==> flow/design.v <==
module alu_top(CLK, OP1, OP2, OPRN, OUT, ZERO);
	input CLK;
	input [31:0] OP1;
	input [31:0] OP2;
	input [5:0] OPRN;
	output [31:0] OUT;
	output ZERO;
	reg [31:0] op1_q, op2_q;
	reg [5:0] oprn_q;
	reg [31:0] out_q;
	reg zero_q;
	wire [31:0] alu_out;
	wire alu_zero;
	ALU alu_inst(alu_out, alu_zero, op1_q, op2_q, oprn_q);
	always @(posedge CLK) begin
		op1_q <= OP1;
		op2_q <= OP2;
		oprn_q <= OPRN;
		out_q <= alu_out;
		zero_q <= alu_zero;
	end
	assign OUT = out_q;
	assign ZERO = zero_q;
endmodule

`timescale 1ns/10ps
module mux(result, operand1, operand2, control);
	input operand1, operand2, control;
	output result;
	wire notwire, and1wire, and2wire;
	not not1(notwire, control);
	and and1(and1wire, operand1, notwire);
	and and2(and2wire, operand2, control);
	or or1(result, and1wire, and2wire);
endmodule
module mux26_2x1(result, operand1, operand2, control);
	input [25:0] operand1, operand2;
	input control;
	output [25:0] result;
	genvar i; generate
		for (i=0; i<26; i=i+1)begin : mux5_2x1_gen_loop
			mux m(result[i], operand1[i], operand2[i], control);
		end
	endgenerate
endmodule
module mux5_2x1(result, operand1, operand2, control);
	input [4:0] operand1, operand2;
	input control;
	output [4:0] result;
	genvar i; generate
		for (i=0; i<5; i=i+1)begin : mux5_2x1_gen_loop
			mux m(result[i], operand1[i], operand2[i], control);
		end
	endgenerate
endmodule
module mux32_2x1(result, operand1, operand2, control);
	input [31:0] operand1, operand2;
	input control;
	output [31:0] result;
	genvar i; generate
		for (i=0; i<32; i=i+1)begin : mux_gen_loop
			mux m(result[i], operand1[i], operand2[i], control);
		end
	endgenerate
endmodule
module mux64_2x1(result, operand1, operand2, control);
	input [63:0] operand1, operand2;
	input control;
	output [63:0] result;
	genvar i;
	generate
		for (i=0; i<64; i=i+1)
		begin : mux_gen_loop
			mux m(result[i], operand1[i], operand2[i], control);
		end
	endgenerate
endmodule
module mux32_4x1(result, operand1, operand2, operand3, operand4, control);
	input [31:0] operand1, operand2, operand3, operand4;
	input [1:0] control;
	output [31:0] result;
	wire [31:0] mux1Wire, mux2Wire;
	mux32_2x1 m1(.result(mux1Wire), .operand1(operand1), .operand2(operand2), .control(control[0]));
	mux32_2x1 m2(.result(mux2Wire), .operand1(operand3), .operand2(operand4), .control(control[0]));
	mux32_2x1 m3(.result(result), .operand1(mux1Wire), .operand2(mux2Wire), .control(control[1]));
endmodule
module mux32_8x1(result, operand1, operand2, operand3, operand4, 
	operand5, operand6, operand7, operand8, control);
	input [31:0] operand1, operand2, operand3, operand4, operand5, operand6, operand7, operand8;
	input [2:0] control;
	output [31:0] result;
	wire [31:0] mux1Wire, mux2Wire;
	mux32_4x1 m1(mux1Wire, operand1, operand2, operand3, operand4, control[1:0]);
	mux32_4x1 m2(mux2Wire, operand5, operand6, operand7, operand8, control[1:0]);
	mux32_2x1 m3(result, mux1Wire, mux2Wire, control[2]);
endmodule
module mux32_16x1(result, operand1, operand2, operand3, operand4, 
	operand5, operand6, operand7, operand8,
	operand9, operand10, operand11, operand12, 
	operand13, operand14, operand15, operand16, control);
	input [31:0] operand1, operand2, operand3, operand4, 
	operand5, operand6, operand7, operand8, 
	operand9, operand10, operand11, operand12, 
	operand13, operand14, operand15, operand16;
	input [3:0] control;
	output [31:0] result;
	wire [31:0] mux1Wire, mux2Wire;
	mux32_8x1 m1(.result(mux1Wire), .operand1(operand1), .operand2(operand2), .operand3(operand3), 
		.operand4(operand4), .operand5(operand5), .operand6(operand6), .operand7(operand7), 
		.operand8(operand8), .control(control[2:0]));
	mux32_8x1 m2(.result(mux2Wire), .operand1(operand9), .operand2(operand10), .operand3(operand11), 
		.operand4(operand12), .operand5(operand13), .operand6(operand14), .operand7(operand15), 
		.operand8(operand16), .control(control[2:0]));
	mux32_2x1 m3(.result(result), .operand1(mux1Wire), .operand2(mux2Wire), .control(control[3]));
endmodule
module mux32_32x1(result, d0, d1, d2, d3, d4, d5, d6, d7, d8, d9, d10, d11, d12, d13, d14, d15, 
	d16, d17, d18, d19, d20, d21, d22, d23, d24, d25, d26, d27, d28, d29, d30, d31, control);
	input [31:0] d0, d1, d2, d3, d4, d5, d6, d7, d8, d9, d10, d11, d12, d13, d14, d15, 
	d16, d17, d18, d19, d20, d21, d22, d23, d24, d25, d26, d27, d28, d29, d30, d31;
	input [4:0] control;
	output [31:0] result;
	wire [31:0] mux1Wire, mux2Wire;
	mux32_16x1 m1(mux1Wire, d0, d1, d2, d3, d4, d5, d6, d7, 
		d8, d9, d10, d11, d12, d13, d14, d15, control[3:0]);
	mux32_16x1 m2(mux2Wire, d16, d17, d18, d19, d20, d21, d22, d23, 
		d24, d25, d26, d27, d28, d29, d30, d31, control[3:0]);
	mux32_2x1 m3(result, mux1Wire, mux2Wire, control[4]);
endmodule
module twosComplement(result, operand);
	input [31:0] operand;
	output [31:0] result;
	wire [31:0] notwire;
	wire notNeeded;
	wire add = 1'b0;
	wire [31:0] uno = 32'b1;
	genvar i;
	for (i=0; i<32; i=i+1) begin : logic_loop
		not not1(notwire[i], operand[i]);
	end
	rc_add_sub_32 rc(result, notNeeded, notwire, uno, add);
endmodule
module twosComplement64(result, operand);
	input [63:0] operand;
	output [63:0] result;
	wire [63:0] notwire;
	wire notNeeded;
	wire add = 1'b0;
	wire [63:0] uno = 64'b1;
	genvar i;
	for (i=0; i<64; i=i+1) begin : logic_loop
		not not1(notwire[i], operand[i]);
	end
	rc_add_sub_64 rc(result, notNeeded, notwire, uno, add);
endmodule
module buf32(result, operand);
	input [31:0] operand;
	output [31:0] result;
	genvar i;
	for (i=0; i<32; i=i+1) begin : logic_loop
		buf nb(result[i], operand[i]);
	end
endmodule
module lineDecoder2to4(d, b);
	input [1:0] b;
	output [3:0] d;
	wire [1:0] bundle;
	not n0(bundle[0], b[0]);
	not n1(bundle[1], b[1]);
	and a0(d[0], bundle[0], bundle[1]);
	and a1(d[1], bundle[1], b[0]);
	and a2(d[2], b[1], bundle[0]);
	and a3(d[3], b[1], b[0]);
endmodule
module lineDecoder3to8(d, b);
	input [2:0] b;
	output [7:0] d;
	wire [4:0] bundle;
	lineDecoder2to4 l(bundle[3:0], b[1:0]);
	not n0(bundle[4], b[2]);
	genvar i;
	for (i=0; i<4; i=i+1) begin : logic_loop
		and a1(d[i], bundle[i], bundle[4]);
		and a2(d[i+4], bundle[i], b[2]);
	end
endmodule
module lineDecoder4to16(d, b);
	input [3:0] b;
	output [15:0] d;
	wire [8:0] bundle;
	lineDecoder3to8 l(bundle[7:0], b[2:0]);
	not n0(bundle[8], b[3]);
	genvar i;
	for (i=0; i<8; i=i+1) begin : logic_loop
		and a1(d[i], bundle[i], bundle[8]);
		and a2(d[i+8], bundle[i], b[3]);
	end
endmodule
module lineDecoder5to32(d, b);
	input [4:0] b;
	output [31:0] d;
	wire [16:0] bundle;
	lineDecoder4to16 l(bundle[15:0], b[3:0]);
	not n0(bundle[16], b[4]);
	genvar i;
	for (i=0; i<16; i=i+1) begin : logic_loop
		and a1(d[i], bundle[i], bundle[16]);
		and a2(d[i+16], bundle[i], b[4]);
	end
endmodule
module nor32(result, operand1, operand2);
	input [31:0] operand1, operand2;
	output [31:0] result;
	genvar i;
	generate
		for (i=0; i<32; i=i+1)
		begin : nor32_loop
			nor nor1(result[i], operand1[i], operand2[i]);
		end
	endgenerate
endmodule
module and32(result, operand1, operand2);
	input [31:0] operand1, operand2;
	output [31:0] result;
	genvar i;
	generate
		for (i=0; i<32; i=i+1)
		begin : and32_loop
			and a1(result[i], operand1[i], operand2[i]);
		end
	endgenerate
endmodule
module inv32(result, operand);
	input [31:0] operand;
	output [31:0] result;
	genvar i;
	generate
		for (i=0; i<32; i=i+1)
		begin : inv32_loop
			not not1(result[i], operand[i]);
		end
	endgenerate
endmodule
module or31x1(result, operand);
	input [31:0] operand;
	wire [29:0] orWire; 
	output result;
	or o0(orWire[0], operand[0], operand[1]);
	or o1(orWire[1], orWire[0], operand[2]);
	or o2(orWire[2], orWire[1], operand[3]);
	or o3(orWire[3], orWire[2], operand[4]);
	or o4(orWire[4], orWire[3], operand[5]);
	or o5(orWire[5], orWire[4], operand[6]);
	or o6(orWire[6], orWire[5], operand[7]);
	or o7(orWire[7], orWire[6], operand[8]);
	or o8(orWire[8], orWire[7], operand[9]);
	or o9(orWire[9], orWire[8], operand[10]);
	or o10(orWire[10], orWire[9], operand[11]);
	or o11(orWire[11], orWire[10], operand[12]);
	or o12(orWire[12], orWire[11], operand[13]);
	or o13(orWire[13], orWire[12], operand[14]);
	or o14(orWire[14], orWire[13], operand[15]);
	or o15(orWire[15], orWire[14], operand[16]);
	or o16(orWire[16], orWire[15], operand[17]);
	or o17(orWire[17], orWire[16], operand[18]);
	or o18(orWire[18], orWire[17], operand[19]);
	or o19(orWire[19], orWire[18], operand[20]);
	or o20(orWire[20], orWire[19], operand[21]);
	or o21(orWire[21], orWire[20], operand[22]);
	or o22(orWire[22], orWire[21], operand[23]);
	or o23(orWire[23], orWire[22], operand[24]);
	or o24(orWire[24], orWire[23], operand[25]);
	or o25(orWire[25], orWire[24], operand[26]);
	or o26(orWire[26], orWire[25], operand[27]);
	or o27(orWire[27], orWire[26], operand[28]);
	or o28(orWire[28], orWire[27], operand[29]);
	or o29(orWire[29], orWire[28], operand[30]);
	or o30(result, orWire[29], operand[31]);
endmodule
module or32(result, operand1, operand2);
	input [31:0] operand1, operand2;
	output [31:0] result;
	wire [31:0] norWire;
	nor32 n1(norWire, operand1, operand2);
	inv32 i1(result, norWire);
endmodule
module rc_add_sub_32(result, carryOut, operand1, operand2, subtractNotAdd);
	input [31:0] operand1, operand2;
	input subtractNotAdd;
	output [31:0] result;
	output carryOut;
	wire [31:0] xorProduct;
	wire [31:0] wireNext;
	genvar i;
	generate
		for (i=0; i<32; i=i+1) begin : rc_add_sub_32_loop
			xor xor_inst(xorProduct[i], subtractNotAdd, operand2[i]);
			if(i!=0 && i!=31) begin
				full_adder fa(result[i], wireNext[i],
					operand1[i], xorProduct[i], wireNext[i-1]);
			end else if(i==0) begin
				full_adder fa(result[i], wireNext[i],
					operand1[i], xorProduct[i], subtractNotAdd);
			end else if(i==31) begin
				full_adder fa(result[i], carryOut,
					operand1[i], xorProduct[i], wireNext[i-1]);
			end
		end
	endgenerate
endmodule
module rc_add_sub_64(r, c, o, p, sNa);
	input [63:0] o, p;
	input sNa;
	output [63:0] r;
	output c;
	wire [63:0] xorProduct, wireNext;
	genvar i;
	generate
		for (i=0; i<64; i=i+1) begin : rc_add_sub_64_loop
			xor xor_inst(xorProduct[i], sNa, p[i]);
			if(i!=0 && i!=63) begin
				full_adder fa(r[i], wireNext[i], o[i], xorProduct[i], wireNext[i-1]);
			end else if(i==0) begin
				full_adder fa(r[i], wireNext[i], o[i], xorProduct[i], sNa);
			end else if(i==63) begin
				full_adder fa(r[i], c, o[i], xorProduct[i], wireNext[i-1]);
			end
		end
	endgenerate
endmodule
module full_adder(s, co, o, p, ci);
	input o, p, ci;
	output s, co;
	wire HA1sum, HA1carry, HA2carry;
	half_adder h1(HA1sum, HA1carry, o, p);
	half_adder h2(s, HA2carry, HA1sum, ci);
	or orI(co, HA1carry, HA2carry);
endmodule
module half_adder(s, c, o, p);
	input o, p;
	output s, c;
	xor i(s, o, p);
	and j(c, o, p);
endmodule
`timescale 1ns/10ps
module barrel_shifter(result, operand, shift, leftNotRight);
	input [31:0] operand;
	input [31:0] shift;
	input leftNotRight;
	output [31:0] result;
	wire [31:0] shiftOut0, shiftOut1, muxOut;
	wire orResult;
	right_shifter rs(.result(shiftOut0), .operand(operand), .shift(shift[4:0]));
	left_shifter ls(.result(shiftOut1), .operand(operand), .shift(shift[4:0]));
	mux32_2x1 m(.result(muxOut), .operand1(shiftOut0), 
		.operand2(shiftOut1), .control(leftNotRight));
	or31x1 or1(orResult, {5'b0,{shift[31:5]}});
	mux32_2x1 m1(.result(result), .operand1(muxOut), 
		.operand2(0), .control(orResult));
endmodule
module left_shifter(result, operand, shift);
	input [31:0] operand;
	input [4:0] shift;
	output [31:0] result;
	wire mOut [3:0][31:0];
	genvar i, m, j, k;
	generate
		for (i=0; i<=31; i=i+1)
		begin : input_mux_gen_loop_
			if(i>0) begin
				mux m1(.result(mOut[0][i]), .operand1(operand[i]), .operand2(operand[i-1]), .control(shift[0]));
			end else begin
				mux m2(.result(mOut[0][i]), .operand1(operand[i]), .operand2(1'b0), .control(shift[0]));
			end
		end
		for (m=0; m<3; m=m+1)
		begin : inner_col_mux_gen_loop_
			for (k=0; k<=31; k=k+1)
			begin : inner_mux_gen_loop_
				if(k>=2**(m+1)) begin
					mux m3(.result(mOut[m+1][k]), .operand1(mOut[m][k]), .operand2(mOut[m][k-2**(m+1)]), .control(shift[m+1]));
				end else begin
					mux m4(.result(mOut[m+1][k]), .operand1(mOut[m][k]), .operand2(1'b0), .control(shift[m+1]));
				end
			end
		end
		for (j=0; j<=31; j=j+1)
		begin : result_mux_gen_loop_
			if(j>=16) begin
				mux m5(.result(result[j]), .operand1(mOut[3][j]), .operand2(mOut[3][j-16]), .control(shift[4]));
			end else begin
				mux m6(.result(result[j]), .operand1(mOut[3][j]), .operand2(1'b0), .control(shift[4]));
			end
		end
	endgenerate
endmodule
module right_shifter(result, operand, shift);
	input [31:0] operand;
	input [4:0] shift;
	output [31:0] result;
	wire mOut [3:0][31:0];
	genvar i, m, j, k;
	generate
		for (i=0; i<=31; i=i+1)
		begin : input_mux_gen_loop_
			if(i<31) begin
				mux m1(.result(mOut[0][i]), .operand1(operand[i]), .operand2(operand[i+1]), .control(shift[0]));
			end else begin
				mux m2(.result(mOut[0][i]), .operand1(operand[i]), .operand2(1'b0), .control(shift[0]));
			end
		end
		for (m=0; m<3; m=m+1)
		begin : inner_col_mux_gen_loop_
			for (k=0; k<=31; k=k+1)
			begin : inner_mux_gen_loop_
				if(k<32-2**(m+1)) begin
					mux m3(.result(mOut[m+1][k]), .operand1(mOut[m][k]), .operand2(mOut[m][k+2**(m+1)]), .control(shift[m+1]));
				end else begin
					mux m4(.result(mOut[m+1][k]), .operand1(mOut[m][k]), .operand2(1'b0), .control(shift[m+1]));
				end
			end
		end
		for (j=0; j<=31; j=j+1)
		begin : result_mux_gen_loop_
			if(j<16) begin
				mux m5(.result(result[j]), .operand1(mOut[3][j]), .operand2(mOut[3][j+16]), .control(shift[4]));
			end else begin
				mux m6(.result(result[j]), .operand1(mOut[3][j]), .operand2(1'b0), .control(shift[4]));
			end
		end
	endgenerate
endmodule
module mult_32Bit_Unsigned(resultHigh, resultLow, multiplicand, multiplier);
	input [31:0] multiplicand, multiplier;
	output [31:0] resultHigh, resultLow;
	wire cOut [31:0];
	wire [31:0] op2Wire [31:0];
	and32 an(op2Wire[0], multiplicand, {32{multiplier[0]}});
	buf b2(cOut[0], 1'b0);
	buf b(resultLow[0], op2Wire[0][0]);
	genvar j;
	generate
		for (j=1; j<32; j=j+1) begin : loop_
			wire [31:0] op1Wire;
			and32 an(op1Wire, multiplicand, {32{multiplier[j]}});
			rc_add_sub_32 ad(op2Wire[j], cOut[j], op1Wire, {cOut[j-1],{op2Wire[j-1][31:1]}}, 1'b0);
			buf b(resultLow[j], op2Wire[j][0]);
		end
	endgenerate
	buf32 b4(resultHigh, {cOut[31],{op2Wire[31][31:1]}});
endmodule
module mult(resultHigh, resultLow, multiplicand, multiplier);
	input [31:0] multiplicand, multiplier;
	output [31:0] resultHigh, resultLow;
	wire [31:0] bundle [3:0];
	wire [63:0] unsignedWire, twosOutm, muxOut;
	wire xorGate;
	xor o(xorGate, multiplicand[31], multiplier[31]);
	twosComplement t1(bundle[0], multiplicand);
	mux32_2x1 m1(bundle[1], multiplicand, bundle[0], multiplicand[31]);
	twosComplement t2(bundle[2], multiplier);
	mux32_2x1 m2(bundle[3], multiplier, bundle[2], multiplier[31]);
	mult_32Bit_Unsigned mul(unsignedWire[63:32], unsignedWire[31:0], bundle[1], bundle[3]);
	twosComplement64 t3(twosOutm, unsignedWire);
	mux64_2x1 m3(muxOut, unsignedWire, twosOutm, xorGate);
	buf32 b1(resultLow, muxOut[31:0]);
	buf32 b2(resultHigh, muxOut[63:32]);
endmodule
`timescale 1ns/10ps
module ALU(OUT, ZERO, OP1, OP2, OPRN);
	input [(32 -1):0] OP1;  
	input [(32 -1):0] OP2;  
	input [(6 -1):0] OPRN;  
	output [(32 -1):0] OUT;  
	output ZERO;
	wire [31:0] addSubWire;
	wire [31:0] shftWire;
	wire [31:0] mulWire;
	wire [31:0] andWire;
	wire [31:0] orWire;
	wire [31:0] norWire;
	wire [31:0] nullWire;
	wire carryWire;
	wire nonZero;
	wire [31:0] muxWire;
	wire lnr;
	wire andADDWire;
	wire orADDWire;
	and andADD(andADDWire, OPRN[0], OPRN[3]);
	rc_add_sub_32 addSub(.result(addSubWire), .carryOut(carryWire), .operand1(OP1), .operand2(OP2), .subtractNotAdd(OPRN[1])); 
	mult mult_32Bit_Signed(.resultHigh(nullWire), .resultLow(mulWire), .multiplicand(OP1), .multiplier(OP2));
	not lnrNOT(lnr, OPRN[0]);
	barrel_shifter b1(shftWire, OP1, OP2, lnr);
	nor32 n1(.result(norWire), .operand1(OP1), .operand2(OP2));
	or32 o1(.result(orWire), .operand1(OP1), .operand2(OP2));
	and32 a1(.result(andWire), .operand1(OP1), .operand2(OP2));
	mux32_16x1 m1(muxWire, addSubWire, addSubWire, addSubWire, mulWire, 
		shftWire, shftWire, andWire, orWire, 
		norWire, addSubWire, addSubWire, addSubWire, 
		addSubWire, addSubWire, addSubWire, 
		addSubWire, OPRN[3:0]);
	or31x1 or1(nonZero, muxWire);
	not zeroNOT(ZERO, nonZero);
	buf32 bbb(OUT, muxWire);
endmodule
Reports on alu_top
The steps from the RTL of alu_top to its reports follow in flow order.
Line numbers count from 1 in the design file above.
Operators carry their Yosys type and port widths (W data, S select, Z words).
Cell names lack the library's common part.
A cell with n/a has no value.
- design top: alu_top
- clock: CLK
- cell library: sky130hd
- library corner: tt_025C_1v80

Word-level counts
Source: Yosys, flattened and elaborated. Widths are those after wreduce; folded enables and synchronous resets count as part of the registers. Registers that Yosys merges into a memory's read port (data or address) are not register bits. Print and check cells do not count. Equal cells are merged and count once.
- bits of input ports at 71
- register bits after elaboration: 101
- bitwise operators: 5662
- operator list (cell ; number):
    $and A1 B1 Y1 ; 3053
    $or A1 B1 Y1 ; 1323
    $xor A1 B1 Y1 ; 1151
    $not A1 Y1 ; 135

Logic depth
Depth = most cells in a row (Yosys ltp): at word level without a register or memory, in the mapped netlist without a sequential cell, where the memories' decode and read muxes count.
- noted word-level depth: 139
- ABC_AREA at 0
- noted gate-level depth with buffers: 133
- gate-level depth less buffers at 130

After synthesis
Source: synth_stat.txt of the flow (Yosys; design flattened, memories mapped). It holds for the ABC_AREA given above (unset counts as 0); a run with the other value may have another netlist.
- cell types (cell type ; number ; area in all (µm²)):
    fa_1 ; 465 ; 9.31E+03
    nand2_1 ; 587 ; 2.2E+03
    dfxtp_1 ; 101 ; 2.02E+03
    ha_1 ; 125 ; 1564
    mux2_2 ; 77 ; 867.082
    mux2i_1 ; 74 ; 740.71
    o21ai_0 ; 136 ; 680.653
    inv_1 ; 172 ; 645.619
    clkbuf_1 ; 145 ; 544.272
    xnor2_1 ; 54 ; 472.954
    nor2_1 ; 125 ; 469.2
    a21oi_1 ; 68 ; 340.326
    xor2_1 ; 37 ; 324.061
    mux4_2 ; 13 ; 292.781
    o22ai_1 ; 39 ; 243.984
    and2_1 ; 30 ; 187.68
    o211ai_1 ; 24 ; 180.173
    a211oi_1 ; 19 ; 142.637
Not listed: further types 60, cells in them 297.
- noted cell count: 2588
- noted flip-flops: 101
- noted mapped area: 23314.9 µm²
By module: a second synthesis without flattening, with its own total; a netlist apart from the flattened one above.
- cell total of the unflattened synthesis: 7289
- area (unflattened synthesis): 74218.7 µm²
Rows give one instance, submodules left out.
- modules (module ; cells ; sequential area (µm²) ; instances ; area (µm²)):
    half_adder ; 1 ; 0.0 ; 2304 ; 12.5
    mux ; 1 ; 0.0 ; 992 ; 15.0
    rc_add_sub_32 ; 36 ; 0.0 ; 34 ; 351.6
    full_adder ; 1 ; 0.0 ; 1152 ; 6.3
    and32 ; 32 ; 0.0 ; 33 ; 200.2
    alu_top ; 103 ; 2062.0 ; 1 ; 2062.0
    buf32 ; 32 ; 0.0 ; 4 ; 240.2
    rc_add_sub_64 ; 71 ; 0.0 ; 1 ; 661.9
    twosComplement ; 34 ; 0.0 ; 2 ; 127.6
    twosComplement64 ; 66 ; 0.0 ; 1 ; 247.7
    nor32 ; 32 ; 0.0 ; 2 ; 120.1
    or31x1 ; 11 ; 0.0 ; 2 ; 75.1
    inv32 ; 32 ; 0.0 ; 1 ; 120.1
    mult ; 1 ; 0.0 ; 1 ; 8.8
Modules not listed: 11.

Path before layout
OpenSTA on the mapped netlist: ideal clock, no wires. The path of least setup slack (recovery checks aside). Input and output delay are each 20% of the period. Register names are those of the netlist, which keeps one name where synthesis merged equal registers.
- kind: register -> register
- start: reg op2_q[0]
- end: reg zero_q
- buffers on the path at 6
- path slack: -0.099 ns
- period at 29.5 ns
- noted path delay: 29.600 ns
- noted arrival: 29.512 ns
- noted launch time at the first pin: 0.000 ns
- stages: 81
- required time: 29.412 ns
- synthesis period reached: 29.599 ns
"path delay" = arrival - input delay + setup time.
"stages" counts driving pins, that of a launching flip-flop among them; a cell with two outputs on the path counts twice.
"synthesis period reached" = period - worst setup slack (recovery checks aside). The figure is calculated, with input and output delays left at 20% of the set period.
- cells stage by stage: dfxtp_1 -> buf_2 -> buf_1 -> buf_2 -> buf_1 -> buf_1 -> clkbuf_1 -> nand2_1 -> fa_1 -> fa_1 -> fa_1 -> inv_1 -> fa_1 -> inv_1 -> fa_1 -> fa_1 -> fa_1 -> fa_1 -> [... 45 more ...] -> fa_1 -> inv_1 -> fa_1 -> inv_1 -> fa_1 -> inv_1 -> fa_1 -> ha_1 -> inv_1 -> ha_1 -> mux2i_1 -> nor2_1 -> a211oi_1 -> nor2_1 -> o21ai_0 -> o31ai_1 -> or4b_2 -> nor4_2
- RTL lines, path post-synthesis (element ; line ; text):
    start: declaration ; 8 ; reg [31:0] op1_q, op2_q;
    start: assignment ; 17 ; op2_q <= OP2;
    end: assignment ; 20 ; zero_q <= alu_zero;
    end: declaration ; 11 ; reg zero_q;
Chain of elaborated cells between the ends: none given.
Nets of the timed path that keep an RTL name, with a line that drives or declares them; the list need not be complete.
- named nets, post-synthesis (signal ; line ; text):
    alu_inst.m1.m3.mux_gen_loop[30].m.result ; 34 ; or or1(result, and1wire, and2wire);

Worst path after layout
Path of least setup slack in the final report of entry C (OpenROAD, finished layout, wires in). Where an end is a register, its clock arrival counts in the times.
- kind: register -> register
- start: reg op1_q[0]
- end: reg zero_q
- noted arrival: 29.24 ns
- noted launch time at the first pin: 0.38 ns
- stages: 77
- period at 29.5 ns
- required time: 29.78 ns
- buffers on the path at 2
- path slack: 0.55 ns
- cells stage by stage: dfxtp_4 -> clkinvlp_4 -> clkbuf_16 -> ha_4 -> ha_4 -> ha_1 -> ha_1 -> mux2_4 -> clkbuf_4 -> nand2_1 -> fa_2 -> fa_2 -> fa_2 -> fa_2 -> fa_2 -> fa_2 -> fa_2 -> fa_2 -> [... 41 more ...] -> fa_1 -> fa_2 -> fa_1 -> fa_1 -> fa_1 -> inv_2 -> fa_1 -> ha_4 -> inv_2 -> ha_4 -> mux2i_4 -> nor2_2 -> a211oi_2 -> nor2_1 -> o21ai_1 -> o31ai_2 -> or4b_4 -> nor4_2
- RTL lines, path post-layout (element ; line ; text):
    start: declaration ; 8 ; reg [31:0] op1_q, op2_q;
    start: assignment ; 16 ; op1_q <= OP1;
    end: assignment ; 20 ; zero_q <= alu_zero;
    end: declaration ; 11 ; reg zero_q;
Chain of elaborated cells between the ends: none given.
Nets of the timed path that keep an RTL name, with a line that drives or declares them; the list need not be complete.
- named nets, post-layout (signal ; line ; text):
    alu_inst.m1.m3.mux_gen_loop[30].m.result ; 34 ; or or1(result, and1wire, and2wire);

==> results <==
Settings and measured results of 4 stored flow runs for module alu_top (sky130hd), not sorted in any way. The constraints put input and output delay at 20% of the set period each and load the outputs with 0.01 pF.
By "period achieved" is meant the clock period of the run minus its worst setup slack. This is arithmetic on one report: input and output delays are still those of the set period (20% each).
"worst setup path time" is the time allowed to the run's worst setup path (the clock period less input and output delay, where it has them) less its slack. Clock arrival times count: a late capture clock shortens it, a late launch clock lengthens it.

Entry A

==> flow/run.sh <==
#!/bin/bash
# the make line also repeats the synthesis and layout settings of config.mk as NAME=value (left out here)
make -C /OpenROAD-flow-scripts/flow DESIGN_CONFIG=/design/flow/config.mk WORK_HOME=/design/flow/orfs CLKGATE_MAP_FILE= finish
==> flow/config.mk <==
export PLATFORM = sky130hd
export DESIGN_NAME = alu_top
export DESIGN_NICKNAME = alu_top
export VERILOG_FILES = /design/flow/design.v
export SDC_FILE = /design/flow/constraint.sdc
export NUM_CORES = 4
export LEC_CHECK = 0
export CAP_MARGIN = 15
export CORE_MARGIN = 3
export CORE_UTILIZATION = 72
export CTS_CLUSTER_DIAMETER = 338
export MAX_ROUTING_LAYER = met4
export MIN_ROUTING_LAYER = met2
export PLACE_DENSITY_LB_ADDON = 0.08
export SETUP_SLACK_MARGIN = -2.0
export SLEW_MARGIN = 20
export TNS_END_PERCENT = 5
==> flow/constraint.sdc <==
create_clock -name core_clock -period 25.6 [get_ports {CLK}]
set_input_delay 5.1200 -clock core_clock [delete_from_list [all_inputs] [get_ports {CLK}]]
set_output_delay 5.1200 -clock core_clock [all_outputs]
set_load 0.01 [all_outputs]

Entry A: incomplete, routing halted on GRT-0116.

Entry B

==> flow/run.sh <==
#!/bin/bash
# the make line also repeats the synthesis and layout settings of config.mk as NAME=value (left out here)
make -C /OpenROAD-flow-scripts/flow DESIGN_CONFIG=/design/flow/config.mk WORK_HOME=/design/flow/orfs CLKGATE_MAP_FILE= finish
==> flow/config.mk <==
export PLATFORM = sky130hd
export DESIGN_NAME = alu_top
export DESIGN_NICKNAME = alu_top
export VERILOG_FILES = /design/flow/design.v
export SDC_FILE = /design/flow/constraint.sdc
export NUM_CORES = 4
export LEC_CHECK = 0
export CAP_MARGIN = 30
export CELL_PAD_IN_SITES_GLOBAL_PLACEMENT = 1
export CORE_MARGIN = 6
export CORE_UTILIZATION = 40
export GPL_ROUTABILITY_DRIVEN = 1
export GPL_TIMING_DRIVEN = 0
export HOLD_SLACK_MARGIN = 0.29
export MIN_ROUTING_LAYER = met2
export SETUP_SLACK_MARGIN = 3.43
export SLEW_MARGIN = 20
==> flow/constraint.sdc <==
create_clock -name core_clock -period 26.5 [get_ports {CLK}]
set_input_delay 5.3000 -clock core_clock [delete_from_list [all_inputs] [get_ports {CLK}]]
set_output_delay 5.3000 -clock core_clock [all_outputs]
set_load 0.01 [all_outputs]

Entry B: incomplete, routing halted on GRT-0232.

Entry C

==> flow/run.sh <==
#!/bin/bash
# the make line also repeats the synthesis and layout settings of config.mk as NAME=value (left out here)
make -C /OpenROAD-flow-scripts/flow DESIGN_CONFIG=/design/flow/config.mk WORK_HOME=/design/flow/orfs CLKGATE_MAP_FILE= finish
==> flow/config.mk <==
export PLATFORM = sky130hd
export DESIGN_NAME = alu_top
export DESIGN_NICKNAME = alu_top
export VERILOG_FILES = /design/flow/design.v
export SDC_FILE = /design/flow/constraint.sdc
export NUM_CORES = 4
export LEC_CHECK = 0
export CAP_MARGIN = 30
export CORE_MARGIN = 6
export CORE_UTILIZATION = 40
export GPL_TIMING_DRIVEN = 0
export SETUP_SLACK_MARGIN = 3.43
export SLEW_MARGIN = 20
==> flow/constraint.sdc <==
create_clock -name core_clock -period 29.5 [get_ports {CLK}]
set_input_delay 5.9000 -clock core_clock [delete_from_list [all_inputs] [get_ports {CLK}]]
set_output_delay 5.9000 -clock core_clock [all_outputs]
set_load 0.01 [all_outputs]

Measured in entry C:
- mapped cell area after synthesis: 23,314.9 µm²
- die area: 64,224.2 µm²
- standard-cell area after layout at 27,402.5 µm²
- post-route utilization: 0.481
- setup slack of the worst path: 0.549 ns
- total negative slack on setup checks: 0.000 ns
- noted the worst-case hold slack: 0.884 ns
- period achieved at 28.951 ns
- worst setup path time at 28.95 ns
- critical path kind: register -> register

Entry D

==> flow/run.sh <==
#!/bin/bash
# the make line also repeats the synthesis and layout settings of config.mk as NAME=value (left out here)
make -C /OpenROAD-flow-scripts/flow DESIGN_CONFIG=/design/flow/config.mk WORK_HOME=/design/flow/orfs CLKGATE_MAP_FILE= finish
==> flow/config.mk <==
export PLATFORM = sky130hd
export DESIGN_NAME = alu_top
export DESIGN_NICKNAME = alu_top
export VERILOG_FILES = /design/flow/design.v
export SDC_FILE = /design/flow/constraint.sdc
export NUM_CORES = 4
export LEC_CHECK = 0
export CAP_MARGIN = 20
export CORE_MARGIN = 7
export CORE_UTILIZATION = 40
export SLEW_MARGIN = 20
==> flow/constraint.sdc <==
create_clock -name core_clock -period 24.7 [get_ports {CLK}]
set_input_delay 4.9400 -clock core_clock [delete_from_list [all_inputs] [get_ports {CLK}]]
set_output_delay 4.9400 -clock core_clock [all_outputs]
set_load 0.01 [all_outputs]

Measured in entry D:
- mapped cell area after synthesis: 23,314.9 µm²
- die area: 65,241.9 µm²
- standard-cell area after layout at 27,029.7 µm²
- post-route utilization: 0.468
- setup slack of the worst path: -3.954 ns
- total negative slack on setup checks: -15.703 ns
- noted the worst-case hold slack: 0.844 ns
- period achieved at 28.654 ns
- worst setup path time at 28.65 ns
- critical path kind: register -> register
